==> flow/design.v <==
`timescale 1ns / 1ps
module clockDivider(input clk, rst, output reg clk_out, output tick);
reg [31:0] count; 
parameter n = 20;
always @ (posedge(clk), posedge(rst)) begin 
if (rst == 1'b1)
count <= 32'b0;
else if (count == n-1)
count <= 32'b0;
else
count <= count + 1;
end
always @ (posedge(clk), posedge(rst)) begin
if (rst == 1'b1)
clk_out <= 1'b0;
else if (count == n-1)
  clk_out <= ~clk_out;
else
 clk_out <= clk_out;
end
assign tick = (count == n-1) & ~clk_out;
endmodule
`timescale 1ns / 1ps
module refreshCounter(
input clk,
input rst,
input en,
output reg[1:0] refreshcounter
    );
    always@(posedge clk, posedge rst)
    if (rst)
    refreshcounter <= 2'd0;
    else if (en)
    refreshcounter <= refreshcounter +1; 
endmodule
`timescale 1ns / 1ps
module anodeControl(
input [1:0] refreshcounter,
output reg [3:0] anode
    );
    always @(refreshcounter)
    begin 
    case(refreshcounter)
    2'b00:
      anode= 4'b1110;
    2'b01:
      anode= 4'b1101;
    2'b10:
      anode= 4'b1011;
    2'b11:
      anode= 4'b0111;
      endcase
      end
endmodule
`timescale 1ns / 1ps
module increment(
input clk,
input rst,
input en,
input button,
output reg [3:0]in 
    );
        reg push_f;
       reg push_sync;
       reg push_sync_f;
       wire push_edge;
       always@(posedge clk, posedge rst) begin
       if (rst) begin
           push_f <= 1'b0;
           push_sync <= 1'b0;
       end else if (en) begin
           push_f <= button;
           push_sync <= push_f;    
       end
       end
       always @(posedge clk, posedge rst) begin
       if (rst) begin
           push_sync_f <= 1'b0;
       end else if (en) begin
           push_sync_f <= push_sync;
           end
       end
       assign push_edge = push_sync & ~push_sync_f;
       always @(posedge clk, posedge rst)
       begin
       if(rst)begin
       in<=0;
       end
       else if (en && push_edge)
       begin
          if (in!=9)
          in<=in+1;
          else
          in<=0;
          end
      end
endmodule
module operations(
input clk,
input en,
input [4:0] operation,
input reset,
input [3:0] dig1, dig2, dig3, dig4,
output reg [13:0] result,
output reg  negative_sign,
output reg dot
    );
    reg [7:0] num1, num2;
    always @(posedge clk) begin
      if (en) begin
        if (reset == 1) begin
            num1 <= 0;
            num2 <= 0;
        end
        else begin
            num1 <= (dig1 * 10) + dig2;
            num2 <= (dig3 * 10) + dig4;
        end
      end
    end
    always @(posedge (clk))
     begin
      if (en) begin
        if (reset == 1) begin
            result <= 16'b0;
             negative_sign <= 0;
             dot<=0;
        end
        else if (operation[0] == 1) begin     
            result <= num1 + num2;
             negative_sign <= 0;
             dot<=1;
        end
        else if (operation[1] == 1) begin     
          if (num1==num2) begin
                      result <= 0;
                      negative_sign <= 0;
                      dot<=1;
                  end
            if (num1>num2) begin
                result <= num1 - num2;
                negative_sign <= 0;
                dot<=1;
            end
            if (num2>num1) begin
                result <= num2 - num1;
                negative_sign <=  1;
                dot<=1;
            end
        end
        else if (operation[2] == 1) begin     
            result <= num1 * num2;
             negative_sign <= 0;
             dot<=1;
        end
        else if (operation[3] == 1) begin     
            result <= (num2 == 0) ? 14'd0 : num1 / num2;
             negative_sign <= 0;
            dot<=1;
        end
         else if (operation[4] == 1) begin     
                   result<= (num1 *100) + num2;
                    negative_sign <= 0;
                   dot<=0;
               end
        else
        begin
        result<= (num1 *100) + num2;
        negative_sign <= 0;
        dot<=0;
        end
      end
   end
endmodule
`timescale 1ns / 1ps
module seperate_results(input clk,
input en,
input [13:0] result,
output reg [3:0] final1, final2, final3, final4
    );
    always @(posedge clk) begin
        if (en) begin
        final1<= (result)%10;
        final2<= (result/10)%10;
        final3<= (result/100)%10;
        final4<= (result/1000)%10;
        end
    end
endmodule
module seven_seg(
input clk,
input rst,
input en,
input [3:0] in,
input dot,
output reg [7:0] out
    );
    always @(posedge(clk)) begin
                  if (en) begin
                    case(in)
                        4'b0000:             
                        out[6:0] <= 7'b0000001;    
                        4'b0001:             
                         out[6:0] <= 7'b1001111;
                        4'b0010:             
                         out[6:0] <= 7'b0010010; 
                        4'b0011:             
                         out[6:0] <= 7'b0000110;
                        4'b0100:             
                         out[6:0] <= 7'b1001100;
                        4'b0101:             
                         out[6:0] <= 7'b0100100;
                        4'b0110:             
                         out[6:0] <= 7'b0100000;
                        4'b0111:             
                         out[6:0] <= 7'b0001111;
                        4'b1000:             
                         out[6:0] <= 7'b0000000;
                        4'b1001:             
                         out[6:0] <= 7'b0000100;
                        4'b1010: 
                         out[6:0] <= 7'b1111110;                        
                        default:
                         out[6:0] <= out[6:0];
                    endcase 
                    out[7] <= dot;
                  end
    end
endmodule
`timescale 1ns / 1ps
module BCDcontrol(
input [7:0] digit1,
input [7:0] digit2,
input [7:0] digit3,
input [7:0] digit4,
input [1:0] refreshcounter,
output reg [7:0] outDigit
    );
    always @(*)
        begin 
        case(refreshcounter)
        2'd0:
          outDigit= digit1;
        2'd1:
          outDigit= digit2;
        2'd2:
          outDigit= digit3;
        2'd3:
          outDigit= digit4;
          endcase
          end
endmodule
module topmodule( input clk,
input rst,
output [3:0] anode,
output [7:0] cathode,
input B1, B2, B3, B4,
input [4:0] operation);
wire refreshclock;
wire refreshtick;
wire [1:0] refreshcounter;
wire [3:0] digit1;
wire [3:0] digit2;
wire [3:0] digit3;
wire [3:0] digit4;
wire [7:0] digit1disp;
wire [7:0] digit2disp;
wire [7:0] digit3disp;
wire [7:0] digit4disp;
wire dot;
wire [3:0] final1, final2, final3, final4; 
wire [13:0] result;     
wire negative_sign;                
clockDivider refreshclockGenerator( .clk(clk),.clk_out(refreshclock),.tick(refreshtick),.rst(rst));
refreshCounter counter(.clk(clk),.rst(rst),.en(refreshtick),.refreshcounter(refreshcounter));
anodeControl anodeControl(.refreshcounter(refreshcounter),.anode(anode));
increment case1(.clk(clk), .en(refreshtick), .rst(rst),.button(B1),.in(digit1));
increment case2(.clk(clk), .en(refreshtick), .rst(rst),.button(B2),.in(digit2));
increment case3(.clk(clk), .en(refreshtick), .rst(rst),.button(B3),.in(digit3));
increment case4(.clk(clk), .en(refreshtick), .rst(rst),.button(B4),.in(digit4));
operations operate(.clk(clk), .en(refreshtick),.operation(operation), .reset(rst), .dig1(digit1), .dig2(digit2), .dig3(digit3),.dig4(digit4), .result(result), .negative_sign(negative_sign),.dot(dot));
seperate_results seperate(.clk(clk), .en(refreshtick), .result(result), .final1(final1), .final2(final2), .final3(final3), .final4(final4));
seven_seg display1(.clk(clk), .en(refreshtick),.in(final1),.dot(1'b1),.rst(rst),.out(digit1disp));
seven_seg display2(.clk(clk), .en(refreshtick),.in(final2),.dot(1'b1),.rst(rst),.out(digit2disp));
seven_seg display3(.clk(clk), .en(refreshtick),.in(final3),.dot(dot),.rst(rst),.out(digit3disp));
seven_seg display4(.clk(clk), .en(refreshtick),.in((negative_sign) ? 4'b1010 : final4),.dot(1'b1),.rst(rst),.out(digit4disp)); 
BCDcontrol control(.digit1(digit1disp), .digit2(digit2disp),.digit3(digit3disp), .digit4(digit4disp),.refreshcounter(refreshcounter),.outDigit(cathode));
endmodule
* Step by step through the tools: topmodule
The steps from the RTL of topmodule to its reports follow in flow order.
Lines are those of the file above, counted from 1.
Library cell names are shortened.
A cell with n/a has no value.
- Design top :: topmodule
- Clock port :: clk
- Library :: sky130hd
- Library corner :: tt_025C_1v80

* Word level
Counts by Yosys on the flattened word-level netlist (proc, flatten, opt, wreduce; memories kept). Register bits leave out memories and registers merged into their read ports (data or address). Print and check cells are left out. Cells with the same type and inputs are merged into one.
- Multiplexer cells :: 30
- Order comparisons :: 2
- Multipliers :: 4
- Div/mod/pow operators :: 8
- Reduce/logical cells :: 20
- Bitwise gates (word level) :: 11
- Add/subtract/negate cells :: 12
- Equal/unequal tests :: 50
** Operator list (count)
- 32-bit by 4-bit modulo with 32-bit output (second input constant) :: 3
- 14-bit by 10-bit divider with 32-bit output (second input constant) :: 1
- 7-bit case mux with 11-bit select :: 4
- 14-bit by 7-bit divider with 32-bit output (second input constant) :: 1
- 14-bit by 4-bit divider with 32-bit output (second input constant) :: 1
- 14-bit by 4-bit modulo with 32-bit output (second input constant) :: 1
- 8-bit by 8-bit divider with 14-bit output :: 1
- 8-bit by 8-bit multiplier with 14-bit output :: 1
- 14-bit 2-to-1 mux :: 8
- 4-bit by 3-bit equality test with 1-bit output (second input constant) :: 16
- 8-bit by 5-bit multiplier with 12-bit output (second input constant) :: 1
- 4-bit equality test (second input constant) :: 12
- 11-bit nonzero test :: 4
- 4-bit by 3-bit multiplier with 7-bit output (second input constant) :: 2
- 32-bit by 1-bit adder with 32-bit output (second input constant) :: 1
- 32-bit by 5-bit equality test with 1-bit output (second input constant) :: 1
- 4-bit by 2-bit equality test with 1-bit output (second input constant) :: 8
- 8-bit case mux with 4-bit select :: 1
- 32-bit 2-to-1 mux :: 1
- 4-bit 2-to-1 mux :: 5
- 8-bit by 8-bit subtractor with 9-bit output :: 2
- 4-bit by 1-bit adder with 4-bit output (second input constant) :: 4
- 4-bit by 1-bit equality test with 1-bit output (second input constant) :: 4
- 4-bit != test (second input constant) :: 4
- 4-bit logical NOT :: 4
- 8-bit by 4-bit adder with 8-bit output :: 2
- 8-bit greater-than comparator :: 2
- 4-bit case mux with 4-bit select :: 1
Not listed: further kinds 15, cells in them 41.
- Output and inout port bits :: 12
- Flip-flop bits (word level) :: 140
- Word-level cells :: 170
- Input port bits :: 11

* Longest topological paths
Depth = most cells in a row (Yosys ltp): at word level without a register or memory, in the mapped netlist without a sequential cell, where the memories' decode and read muxes count.
- Depth in word-level cells :: 6
- ABC_AREA :: 0
- Gate-level depth with buffers :: 143
- Mapped depth without buffers :: 137

* Mapped cells and area
Source: synth_stat.txt of the flow (Yosys; design flattened, memories mapped). It holds for the ABC_AREA given above (unset counts as 0); a run with the other value may have another netlist.
- Buffer cells :: 120
- Sequential part of the area :: 3888.7 um2
- Cells in the netlist :: 2530
- Cell area after synthesis :: 20385.8 um2
- Flip-flop cells :: 140
** Cells by type
- ha_1 :: count 212, area in all 2.65E+03 um2
- edfxtp_1 :: count 77, area in all 2.31E+03 um2
- dfrtp_1 :: count 63, area in all 1.58E+03 um2
- xnor2_1 :: count 125, area in all 1094.8 um2
- fa_1 :: count 46, area in all 920.883 um2
- nor2_1 :: count 239, area in all 897.11 um2
- a21oi_1 :: count 147, area in all 735.706 um2
- nand2_1 :: count 190, area in all 713.184 um2
- o21ai_0 :: count 129, area in all 645.619 um2
- nor3_1 :: count 120, area in all 600.576 um2
- inv_1 :: count 153, area in all 574.301 um2
- o21a_1 :: count 74, area in all 555.533 um2
- mux2_2 :: count 49, area in all 551.779 um2
- xor2_1 :: count 38, area in all 332.819 um2
- a21o_1 :: count 42, area in all 315.302 um2
- mux2i_1 :: count 31, area in all 310.298 um2
- clkbuf_1 :: count 81, area in all 304.042 um2
- nand3_1 :: count 60, area in all 300.288 um2
Not listed: further types 91, cells in them 654.
The figures by module come from a second, unflattened synthesis with its own total; it is not the netlist above.
- Cell total of the unflattened synthesis :: 2640
- Area total of the unflattened synthesis :: 21539.4 um2
Each row is one instance without its submodules.
** Modules
- operations :: cells 1285, times used 1, seq. area 960.9 um2, area 10239.8 um2
- seperate_results :: cells 965, times used 1, seq. area 480.5 um2, area 6548.8 um2
- seven_seg :: cells 31, times used 4, seq. area 240.2 um2, area 409.1 um2
- clockDivider :: cells 133, times used 1, seq. area 825.8 um2, area 1570.3 um2
- increment :: cells 27, times used 4, seq. area 175.2 um2, area 305.3 um2
- BCDcontrol :: cells 10, times used 1, seq. area 0.0 um2, area 196.4 um2
- refreshCounter :: cells 6, times used 1, seq. area 50.0 um2, area 75.1 um2
- topmodule :: cells 5, times used 1, seq. area 0.0 um2, area 28.8 um2
- anodeControl :: cells 4, times used 1, seq. area 0.0 um2, area 22.5 um2

* Worst setup path after synthesis
Path of least setup slack by OpenSTA after synthesis, without wires, with an ideal clock, recovery checks aside; 20% of the period is set as input and as output delay. Where synthesis merged equal registers, the netlist keeps one of their names.
- Path kind :: flip-flop to flip-flop
- From :: register operate.num2[6]
- To :: register operate.result[0]
- Data arrival time :: 26121 ps
- Stages on the path :: 135
- Delay of the path :: 26390 ps
- Setup time :: 269 ps
- Launch time at the first pin :: 0 ps
- Buffers on the path :: 6
- Required time :: 31731 ps
- Clock period :: 32000 ps
- Setup slack :: 5611 ps
- Synthesis period reached :: 26389 ps
"delay of the path" is the arrival time less input delay plus setup time.
"stages on the path" counts driving pins, that of a launching flip-flop among them; a cell with two outputs on the path counts twice.
"synthesis period reached" = period - worst setup slack (recovery checks aside). The figure is calculated, with input and output delays left at 20% of the set period.
The rows between start and end are the longest chain of elaborated cells between them; the timing report does not say that the signal goes this way. Where chains are equally long, one stands for them.
Each line given opens the expression or statement behind the cell; cells for indexed reads and writes are added by Yosys, which also makes memories of some case tables.
At most two assigning lines are given for a register; there are more.
The path ends at the data pin of a flip-flop with enable; ways to the enable are not counted.
- Cell sequence :: edfxtp_1 > clkbuf_1 > or4_1 > nor4_1 > nand3_1 > inv_1 > ha_1 > o21ai_0 > a2111oi_0 > a41oi_1 > inv_1 > ha_1 > o21a_1 > o21a_1 > o211ai_1 > mux2i_1 > ha_1 > o21a_1 > [99 not listed] > inv_1 > nand3_1 > nor4_1 > clkbuf_1 > mux2_2 > ha_1 > a21boi_0 > o21ai_0 > nand2b_1 > a21oi_1 > nor2b_1 > o21ai_0 > nand2b_1 > a2111oi_0 > and4b_1 > o22ai_1 > mux2i_1 > o31ai_1
- Length of the longest elaborated chain :: 6
- Elaborated cells on any way between the ends :: 13
- RTL lines with such cells :: 8
- Those cells by class :: div (1); compare (2); eq/ne (1); mux (8); reduce/logical (1)
** Ends and longest elaborated chain, post-synthesis
- start, declared :: RTL line 108 : reg [7:0] num1, num2;
- start, assigned :: RTL line 113 : num2 <= 0;
- start, assigned :: RTL line 117 : num2 <= (dig3 * 10) + dig4;
- 8-bit by 8-bit divider with 14-bit output :: RTL line 157 : result <= (num2 == 0) ? 14'd0 : num1 / num2;
- 14-bit 2-to-1 mux :: RTL line 157
- 14-bit 2-to-1 mux :: RTL line 156 : else if (operation[3] == 1) begin
- 14-bit 2-to-1 mux :: RTL line 151 : else if (operation[2] == 1) begin
- 14-bit 2-to-1 mux :: RTL line 134 : else if (operation[1] == 1) begin
- 14-bit 2-to-1 mux :: RTL line 129 : else if (operation[0] == 1) begin
- end, assigned :: RTL line 130 : result <= num1 + num2;
- end, assigned :: RTL line 141 : result <= num1 - num2;
- end, declared :: RTL line 104 : output reg [13:0] result,

* Worst path after layout
From the final timing report of run 1: the path of least setup slack in the routed layout; clock arrival at registers is part of the times.
The path's times are printed in steps of 10 ps; the period is the one set.
- Path kind :: flip-flop to flip-flop
- From :: register operate.num1[0]
- To :: register operate.result[0]
- Setup time :: 280 ps
- Launch time at the first pin :: 420 ps
- Clock period :: 30000 ps
- Stages on the path :: 133
- Required time :: 30140 ps
- Data arrival time :: 28080 ps
- Setup slack :: 2060 ps
- Buffers on the path :: 2
The rows between start and end are the longest chain of elaborated cells between them; the timing report does not say that the signal goes this way. Where chains are equally long, one stands for them.
At most two assigning lines are given for a register; there are more.
The path ends at the data pin of a flip-flop with enable; ways to the enable are not counted.
- Cell sequence :: edfxtp_1 > inv_1 > ha_1 > nand4_1 > a22oi_1 > nand3_1 > inv_1 > ha_1 > o21ai_0 > a2111oi_0 > a41oi_1 > inv_1 > ha_1 > o21a_1 > o21a_1 > o211ai_1 > mux2i_1 > ha_1 > [97 not listed] > inv_1 > nand3_1 > nor4_2 > buf_4 > mux2_2 > ha_1 > a21boi_0 > o21ai_0 > nand2b_1 > a21oi_1 > nor2b_1 > o21ai_0 > nand2b_1 > a2111oi_0 > and4b_1 > o22ai_1 > mux2i_1 > o31ai_1
- Length of the longest elaborated chain :: 6
- Elaborated cells on any way between the ends :: 16
- RTL lines with such cells :: 12
- Those cells by class :: add/sub (3); mul (1); div (1); compare (2); eq/ne (1); mux (8)
** Ends and longest elaborated chain, after layout
- start, declared :: RTL line 108 : reg [7:0] num1, num2;
- start, assigned :: RTL line 112 : num1 <= 0;
- start, assigned :: RTL line 116 : num1 <= (dig1 * 10) + dig2;
- 8-bit by 8-bit divider with 14-bit output :: RTL line 157 : result <= (num2 == 0) ? 14'd0 : num1 / num2;
- 14-bit 2-to-1 mux :: RTL line 157
- 14-bit 2-to-1 mux :: RTL line 156 : else if (operation[3] == 1) begin
- 14-bit 2-to-1 mux :: RTL line 151 : else if (operation[2] == 1) begin
- 14-bit 2-to-1 mux :: RTL line 134 : else if (operation[1] == 1) begin
- 14-bit 2-to-1 mux :: RTL line 129 : else if (operation[0] == 1) begin
- end, assigned :: RTL line 130 : result <= num1 + num2;
- end, assigned :: RTL line 141 : result <= num1 - num2;
- end, declared :: RTL line 104 : output reg [13:0] result,

Subject: flow runs of topmodule

Hi,

Measured results for topmodule: 5 stored runs of the Yosys and OpenROAD flow on sky130hd. The settings differ; the order carries no meaning. The constraints put input and output delay at 20% of the set period each and load the outputs with 0.01 pF.
"reached clock period" means the clock period less the worst setup slack. The figure is calculated, with input and output delays left at 20% of the set period.
By "time used up by the worst setup path" is meant the share of the clock period that the worst setup path is allowed (20% is reserved at inputs, 20% at outputs), minus its slack. Clock arrival times at its registers enter into it.
"power consumption" rests on the timing tool's default activity at the inputs, not on a simulated workload.
"time used up by the worst setup path" is given in steps of 10 ps.

** Run 1
- Settings :: CORE_UTILIZATION=48; period_ns=30.0; CAP_MARGIN=20; CORE_MARGIN=2; SLEW_MARGIN=20
- Time used up by the worst setup path :: 27940 ps
- Class of the worst setup path :: flip-flop to flip-flop
- Area of the synthesized netlist :: 20385.8 um2
- Power consumption :: 417.4 uW
- Post-layout utilization :: 51.6 %
- Worst hold slack after layout :: 479 ps
- Total negative setup slack :: 0 ps
- Reached clock period :: 27940 ps
- Die outline area :: 44135.7 um2
- Standard-cell area of the final layout :: 21660.8 um2
- Setup slack of the worst path :: 2060 ps

** Run 2
- Settings :: CELL_PAD_IN_SITES_DETAIL_PLACEMENT=1; PLACE_DENSITY=0.65; TNS_END_PERCENT=30; period_ns=32.0; CAP_MARGIN=20; CORE_MARGIN=2; CORE_UTILIZATION=40; SLEW_MARGIN=20
- Time used up by the worst setup path :: 29600 ps
- Class of the worst setup path :: flip-flop to flip-flop
- Worst hold slack after layout :: 488 ps
- Post-layout utilization :: 43.3 %
- Standard-cell area of the final layout :: 21782.1 um2
- Die outline area :: 52787.4 um2
- Power consumption :: 398.1 uW
- Area of the synthesized netlist :: 20385.8 um2
- Setup slack of the worst path :: 2398 ps
- Total negative setup slack :: 0 ps
- Reached clock period :: 29602 ps

** Run 3
- Settings :: CORE_UTILIZATION=40; period_ns=30.0; CAP_MARGIN=20; CORE_MARGIN=2; SLEW_MARGIN=20
- Time used up by the worst setup path :: 27790 ps
- Class of the worst setup path :: flip-flop to flip-flop
- Total negative setup slack :: 0 ps
- Power consumption :: 411.5 uW
- Worst hold slack after layout :: 432 ps
- Area of the synthesized netlist :: 20385.8 um2
- Setup slack of the worst path :: 2206 ps
- Die outline area :: 52787.4 um2
- Standard-cell area of the final layout :: 21934.8 um2
- Post-layout utilization :: 43.6 %
- Reached clock period :: 27794 ps

** Run 4
- Settings :: ABC_AREA=0; CELL_PAD_IN_SITES_GLOBAL_PLACEMENT=0; CORE_UTILIZATION=69; CTS_CLUSTER_DIAMETER=364; CTS_CLUSTER_SIZE=31; GPL_TIMING_DRIVEN=1; MAX_ROUTING_LAYER=met5; PLACE_DENSITY_LB_ADDON=0.09; SETUP_SLACK_MARGIN=1.64; SLEW_MARGIN=0; TNS_END_PERCENT=95; period_ns=49.4; CAP_MARGIN=20; CORE_MARGIN=2
- Time used up by the worst setup path :: 30450 ps
- Class of the worst setup path :: flip-flop to flip-flop
- Worst hold slack after layout :: 430 ps
- Power consumption :: 247.9 uW
- Total negative setup slack :: 0 ps
- Die outline area :: 30935.5 um2
- Post-layout utilization :: 73.6 %
- Area of the synthesized netlist :: 20385.8 um2
- Setup slack of the worst path :: 18953 ps
- Reached clock period :: 30447 ps
- Standard-cell area of the final layout :: 21309.2 um2

** Run 5
- Settings :: CELL_PAD_IN_SITES_DETAIL_PLACEMENT=2; CELL_PAD_IN_SITES_GLOBAL_PLACEMENT=3; CORE_ASPECT_RATIO=1.24; CORE_UTILIZATION=34; CTS_CLUSTER_DIAMETER=392; CTS_CLUSTER_SIZE=95; GPL_ROUTABILITY_DRIVEN=0; GPL_TIMING_DRIVEN=0; MAX_ROUTING_LAYER=met5; MIN_ROUTING_LAYER=met1; PLACE_DENSITY_LB_ADDON=0.18; SETUP_SLACK_MARGIN=5.0; SLEW_MARGIN=25; TNS_END_PERCENT=75; period_ns=44.6; CAP_MARGIN=20; CORE_MARGIN=2
- Worst hold slack after layout :: 475 ps
- Die outline area :: 61945.0 um2
- Reached clock period :: 32780 ps
- Area of the synthesized netlist :: 20385.8 um2
- Power consumption :: 288.5 uW
- Total negative setup slack :: 0 ps
- Setup slack of the worst path :: 11820 ps
- Time used up by the worst setup path :: 32780 ps
- Class of the worst setup path :: flip-flop to flip-flop
- Post-layout utilization :: 37.5 %
- Standard-cell area of the final layout :: 22168.8 um2

Regards
